==> flow/design.v <==
module mult32x32_fsm (
    input logic clk,               
    input logic reset,             
    input logic start,             
    output logic busy,             
    output logic [1:0] a_sel,      
    output logic b_sel,            
    output logic [2:0] shift_sel,  
    output logic upd_prod,         
    output logic clr_prod          
);
	typedef enum { idle, handle1, handle2, handle3, handle4, handle5, handle6, handle7, handle8} sm_type;
	sm_type current_state;
	sm_type next_state;
	always_ff @(posedge clk, posedge reset) begin
		if (reset== 1'b1) begin
			current_state <=idle;
		end
		else begin
			current_state <= next_state;
		end
	end
	always_comb begin
		next_state= current_state;
		busy=1'b1;
		upd_prod= 1'b1;
		clr_prod= 1'b0;
		a_sel= 2'b0;
		b_sel= 1'b0;
		shift_sel= 3'b0;
		case(current_state)
			idle: begin
				if(start== 1'b0) begin
					next_state=idle;
					busy=1'b0;
					upd_prod=1'b0;
				end
				else begin
					next_state=handle1;
					busy=1'b0;
					upd_prod=1'b0;
					clr_prod=1'b1;
				end
			end
			handle1: begin
				next_state= handle2;
				a_sel=2'b0;
				b_sel=1'b0;
				shift_sel=3'b0;
			end
			handle2: begin
				next_state= handle3;
				a_sel=2'b01;
				b_sel=1'b0;
				shift_sel=3'b001;
			end
			handle3: begin
				next_state= handle4;
				a_sel=2'b10;
				b_sel=1'b0;
				shift_sel=3'b010;
			end
			handle4: begin
				next_state= handle5;
				a_sel=2'b11;
				b_sel=1'b0;
				shift_sel=3'b011;
			end
			handle5: begin
				next_state= handle6;
				a_sel=2'b0;
				b_sel=1'b1;
				shift_sel=3'b010;
			end
			handle6: begin
				next_state= handle7;
				a_sel=2'b01;
				b_sel=1'b1;
				shift_sel=3'b011;
			end
			handle7: begin
				next_state= handle8;
				a_sel=2'b10;
				b_sel=1'b1;
				shift_sel=3'b100;
			end
			handle8: begin
				next_state= idle;
				a_sel=2'b11;
				b_sel=1'b1;
				shift_sel=3'b101;
			end
		endcase
	end
endmodule
module mult32x32_arith (
    input logic clk,              
    input logic reset,            
    input logic [31:0] a,         
    input logic [31:0] b,         
    input logic [1:0] a_sel,      
    input logic b_sel,            
    input logic [2:0] shift_sel,  
    input logic upd_prod,         
    input logic clr_prod,         
    output logic [63:0] product   
);
logic [15:0] out16;
logic [7:0] out8;
always_comb begin
	case(a_sel)
		2'b00: out8 = a[7:0];
		2'b01: out8 = a[15:8];
		2'b10: out8 = a[23:16];
		2'b11: out8 = a[31:24];
	endcase
end
always_comb begin
	case(b_sel)
		1'b0: out16 = b[15:0];
		1'b1: out16 = b[31:16];
	endcase
end
logic [23:0] mult;
always_comb begin
	mult = out16 * out8;
end
logic [63:0] shifted;
always_comb begin
	shifted = 64'b0;
	case(shift_sel)
		3'b000: shifted = mult;
		3'b001: shifted = mult << 8; 
		3'b010: shifted = mult << 16;
		3'b011: shifted = mult << 24;
		3'b100: shifted = mult << 32;
		3'b101: shifted = mult << 40;
	endcase
end
always_ff @(posedge clk, posedge reset) begin
	if(reset == 1'b1) begin 
		product <= 64'b0;
	end
	else begin
		if(clr_prod == 1'b1) begin
			product <= 64'b0;
		end
		else if (upd_prod == 1'b1) begin
			product <= product + shifted;
		end
	end
end
endmodule
module mult32x32 (
    input logic clk,             
    input logic reset,           
    input logic start,           
    input logic [31:0] a,        
    input logic [31:0] b,        
    output logic busy,           
    output logic [63:0] product  
);
logic [1:0] a_sel;
logic b_sel;
logic [2:0] shift_sel;
logic upd_prod;
logic clr_prod;
mult32x32_fsm fsm(
	.clk(clk),
	.reset(reset),
	.start(start),
	.busy(busy),
	.a_sel(a_sel),
	.b_sel(b_sel),
	.shift_sel(shift_sel),
	.upd_prod(upd_prod),
	.clr_prod(clr_prod)
);
mult32x32_arith arith(
	.clk(clk),
	.reset(reset),
	.a(a),
	.b(b),
	.a_sel(a_sel),
	.b_sel(b_sel),
	.shift_sel(shift_sel),
	.upd_prod(upd_prod),
	.clr_prod(clr_prod),
	.product(product)
);
endmodule
Tool chain data of mult32x32
What the tools print for mult32x32, step after step.
Lines are those of the file above, counted from 1.
Operators carry their Yosys type and port widths (W data, S select, Z words).
Library cell names are shortened.
A cell with -- has no value.
- top module: mult32x32
- clock port: clk
- standard-cell library: sky130hd
- corner: tt_025C_1v80

Elaborated design
Counts by Yosys on the flattened word-level netlist (proc, flatten, opt, wreduce; memories kept). Register bits leave out memories and registers merged into their read ports (data or address). Print and check cells are left out.
- register bits after elaboration: 96
- noted output and inout port bits: 65
- noted word-level cells: 45
- noted add/sub/neg operators: 1
- noted multipliers: 1
- noted equal/unequal tests: 16
- mux-type cells at 13
- bitwise logic cells at 1
- reduce/logical cells at 11
- operators by type and width (operator ; count):
    $pmux W64 S6 ; 1
    $pmux W32 S9 ; 1
    $mul A16 B8 Y24 ; 1
    $eq A32 B3 Y1 const B ; 4
    $mux W64 ; 2
    $eq A32 B2 Y1 const B ; 2
    $add A64 B64 Y64 ; 1
    $eq A32 B1 Y1 const B ; 1
    $eq A32 B4 Y1 const B ; 1
    $logic_not A32 Y1 ; 1
    $pmux W16 S2 ; 1
    $pmux W8 S4 ; 1
    $pmux W3 S5 ; 1
    $reduce_or A2 Y1 ; 5
    $reduce_bool A9 Y1 ; 1
    $eq A3 B2 Y1 const B ; 2
    $eq A3 B3 Y1 const B ; 2
    $pmux W2 S3 ; 1
    $mux W1 ; 5
    $eq A2 B2 Y1 const B ; 2
    $reduce_or A4 Y1 ; 1
    $eq A3 B1 Y1 const B ; 1
    $logic_not A3 Y1 ; 1
    $eq A2 B1 Y1 const B ; 1
    $logic_not A2 Y1 ; 1
    $reduce_bool A2 Y1 ; 1
    $not A1 Y1 ; 1

Depth
Yosys ltp: most cells in a row. Word level: on the elaborated netlist, between registers, memories and ports. Mapped: between sequential cells and ports; inverters and the memories' decode and read muxes count.
- word-level depth: 10
- ABC_AREA at 0
- noted mapped depth: 39

After synthesis
Source: synth_stat.txt of the flow (Yosys; design flattened, memories mapped). It holds for the ABC_AREA given above (unset counts as 0); a run with the other value may have another netlist.
The area totals of this step are shown rounded.
- cells by type (type ; count ; area in all (um^2)):
    dfrtp_1 ; 72 ; 1.8E+03
    fa_1 ; 85 ; 1.7E+03
    ha_1 ; 107 ; 1.34E+03
    nor2_1 ; 195 ; 731.952
    nand2_1 ; 153 ; 574.301
    o21ai_0 ; 105 ; 525.504
    inv_1 ; 128 ; 480.461
    a21oi_1 ; 86 ; 430.413
    a21o_1 ; 53 ; 397.882
    xnor2_1 ; 41 ; 359.094
    xor2_1 ; 30 ; 262.752
    clkbuf_1 ; 52 ; 195.187
    mux2i_1 ; 18 ; 180.173
    nand3b_1 ; 21 ; 157.651
    o22ai_1 ; 25 ; 156.4
    o21bai_1 ; 20 ; 150.144
    nand4_1 ; 21 ; 131.376
    or2_2 ; 21 ; 131.376
Not listed: further types 58, cells in them 257.
- mapped cells at 1490
- noted cell area after synthesis: 11560 um^2
- area of sequential cells: 1828 um^2
- noted flip-flops: 73
By module: a second synthesis without flattening, with its own total; a netlist apart from the flattened one above.
- cells (unflattened synthesis): 1469
- noted area (unflattened synthesis): 11790 um^2
Each row is one instance without its submodules.
- by module (module ; times used ; cells ; area (um^2)):
    mult32x32_arith ; 1 ; 1449 ; 11490
    mult32x32_fsm ; 1 ; 20 ; 299.0
    mult32x32 ; 1 ; 0 ; 0.0

Timing after synthesis
Source: OpenSTA report_checks on the synthesized netlist (no wires, ideal clock, input and output delay 20% of the period each), path of least setup slack; recovery checks are left aside. Register names are those of the netlist, which keeps one name where synthesis merged equal registers.
- kind: input to register
- from: input a[23]
- to: register (no name shown)
- period at 12.0 ns
- input delay at 2.400 ns
- noted data arrival time: 9.518 ns
- slack at 2.361 ns
- path delay: 7.240 ns
- driving pins on the path at 30
- path buffers: 2
- synthesis period reached at 9.639 ns
"path delay" is the arrival time less input delay plus setup time.
"driving pins on the path" counts driving pins, that of a launching flip-flop among them; a cell with two outputs on the path counts twice.
"synthesis period reached" = period - worst setup slack (recovery checks aside). The figure is calculated, with input and output delays left at 20% of the set period.
The rows between start and end are the longest chain of elaborated cells between them; the timing report does not say that the signal goes this way. Where chains are equally long, one stands for them.
A line is the first line of the expression or statement that the cell stems from. Yosys adds cells for indexed reads and writes and turns some case tables into memories.
- cell sequence: nand2_1 -> nand2_1 -> o21ai_1 -> clkbuf_1 -> nor2_1 -> fa_1 -> fa_1 -> fa_1 -> inv_1 -> fa_1 -> inv_1 -> ha_1 -> o21a_1 -> o21ai_0 -> nor3b_2 -> nor4_1 -> o31ai_1 -> nor4_1 -> a211oi_1 -> o2bb2a_1 -> o22ai_1 -> ha_1 -> clkbuf_1 -> nand4_1 -> or3_1 -> a211o_1 -> a211oi_2 -> o21ai_1 -> a21o_1 -> a32o_1
- length of the longest elaborated chain: 6
- elaborated cells on any way between the ends: 6
- noted RTL lines with such cells: 6
- ends and longest elaborated chain, post-synthesis (what ; RTL line ; text):
    start, declared ; 158 ; input logic [31:0] a,
    $pmux W8 S4 ; 111 ; case(a_sel)
    $mul A16 B8 Y24 ; 126 ; mult = out16 * out8;
    $pmux W64 S6 ; 131 ; case(shift_sel)
    $add A64 B64 Y64 ; 149 ;
    $mux W64 ; 148 ; else if (upd_prod == 1'b1) begin
    $mux W64 ; 145 ; if(clr_prod == 1'b1) begin
    end, assigned ; 146 ;
    end, assigned ; 149 ;
    end, declared ; 106 ;

Timing after layout
Path of least setup slack in the final report of flow run A (OpenROAD, finished layout, wires in). Where an end is a register, its clock arrival counts in the times.
- kind: input to register
- from: input a[28]
- to: register (no name shown)
- period at 6.76 ns
- input delay at 1.35 ns
- noted data arrival time: 8.84 ns
- slack at -1.86 ns
- driving pins on the path at 36
- path buffers: 6
The rows between start and end are the longest chain of elaborated cells between them; the timing report does not say that the signal goes this way. Where chains are equally long, one stands for them.
- cell sequence: dlygate4sd2_1 -> nand2_1 -> nand2_2 -> o21ai_4 -> buf_12 -> buf_8 -> nor2_2 -> fa_2 -> fa_2 -> fa_1 -> inv_1 -> fa_1 -> inv_2 -> ha_4 -> o21a_1 -> o21a_1 -> o21ai_2 -> o21a_2 -> buf_6 -> nor2_4 -> a21o_1 -> a21oi_4 -> xor2_4 -> o22ai_2 -> ha_4 -> buf_6 -> buf_4 -> nand4_1 -> or3_1 -> o221ai_2 -> a221o_1 -> nor3_4 -> o21ai_4 -> a41oi_2 -> xnor2_1 -> o21ai_1
- length of the longest elaborated chain: 6
- elaborated cells on any way between the ends: 6
- noted RTL lines with such cells: 6
- ends and longest elaborated chain, after layout (what ; RTL line ; text):
    start, declared ; 158 ; input logic [31:0] a,
    $pmux W8 S4 ; 111 ; case(a_sel)
    $mul A16 B8 Y24 ; 126 ; mult = out16 * out8;
    $pmux W64 S6 ; 131 ; case(shift_sel)
    $add A64 B64 Y64 ; 149 ;
    $mux W64 ; 148 ; else if (upd_prod == 1'b1) begin
    $mux W64 ; 145 ; if(clr_prod == 1'b1) begin
    end, assigned ; 146 ;
    end, assigned ; 149 ;
    end, declared ; 106 ;

==> runs of mult32x32 <==
Settings and measured results of 4 stored flow runs for module mult32x32 (sky130hd), not sorted in any way. The constraints put input and output delay at 20% of the set period each and load the outputs with 0.01 pF.
"clock period achieved" means the clock period less the worst setup slack. The figure is calculated, with input and output delays left at 20% of the set period.
"worst path time" means the part of the period allowed to the worst setup path (the constraints hold back 20% at inputs and 20% at outputs) less its slack; where the path has registers, the arrival times of their clocks count too.
Results are given in rounded form.

Flow run A
Settings were ABC_AREA = 0; CAP_MARGIN = 30; CELL_PAD_IN_SITES_GLOBAL_PLACEMENT = 1; CORE_ASPECT_RATIO = 1.08; CORE_UTILIZATION = 48; CTS_CLUSTER_DIAMETER = 280; CTS_CLUSTER_SIZE = 27; GPL_TIMING_DRIVEN = 0; MAX_ROUTING_LAYER = met4; PLACE_DENSITY = 0.74; TNS_END_PERCENT = 65; period_ns = 6.76; CORE_MARGIN = 2; SLEW_MARGIN = 20
- noted the clock period achieved: 8.622 ns
- noted the setup total negative slack: -73.79 ns
- noted the die footprint: 25340 um^2
- setup slack of the worst path: -1.862 ns
- final worst hold slack: 0.356 ns
- chip area after synthesis (Yosys): 11560 um^2
- worst path time at 7.27 ns
- critical path type: input to register
- standard-cell area after layout at 17750 um^2
- utilization after layout: 0.745

Flow run B
Settings were CAP_MARGIN = 0; CELL_PAD_IN_SITES_DETAIL_PLACEMENT = 2; CORE_ASPECT_RATIO = 0.54; CORE_UTILIZATION = 71; CTS_CLUSTER_DIAMETER = 165; GPL_ROUTABILITY_DRIVEN = 1; GPL_TIMING_DRIVEN = 0; MAX_ROUTING_LAYER = met4; SETUP_SLACK_MARGIN = -0.36; SLEW_MARGIN = 20; period_ns = 7.18; CORE_MARGIN = 2
- not finished: placement ended with a tool error

Flow run C
Settings were ABC_AREA = 0; CELL_PAD_IN_SITES_GLOBAL_PLACEMENT = 0; CORE_MARGIN = 4; CORE_UTILIZATION = 62; CTS_CLUSTER_DIAMETER = 382; GPL_ROUTABILITY_DRIVEN = 0; HOLD_SLACK_MARGIN = 0.1; MAX_ROUTING_LAYER = met5; SLEW_MARGIN = 25; TNS_END_PERCENT = 50; period_ns = 8.56; CAP_MARGIN = 20
- not finished: routing ended with error GRT-0116

Flow run D
Settings were CAP_MARGIN = 40; CORE_ASPECT_RATIO = 0.74; CORE_UTILIZATION = 40; CTS_CLUSTER_DIAMETER = 307; CTS_CLUSTER_SIZE = 27; MIN_ROUTING_LAYER = met2; period_ns = 18.9; CORE_MARGIN = 2; SLEW_MARGIN = 20
- noted the clock period achieved: 12.522 ns
- noted the setup total negative slack: 0.000 ns
- noted the die footprint: 30290 um^2
- setup slack of the worst path: 6.378 ns
- final worst hold slack: 0.358 ns
- chip area after synthesis (Yosys): 11560 um^2
- worst path time at 8.74 ns
- critical path type: input to register
- standard-cell area after layout at 13700 um^2
- utilization after layout: 0.483
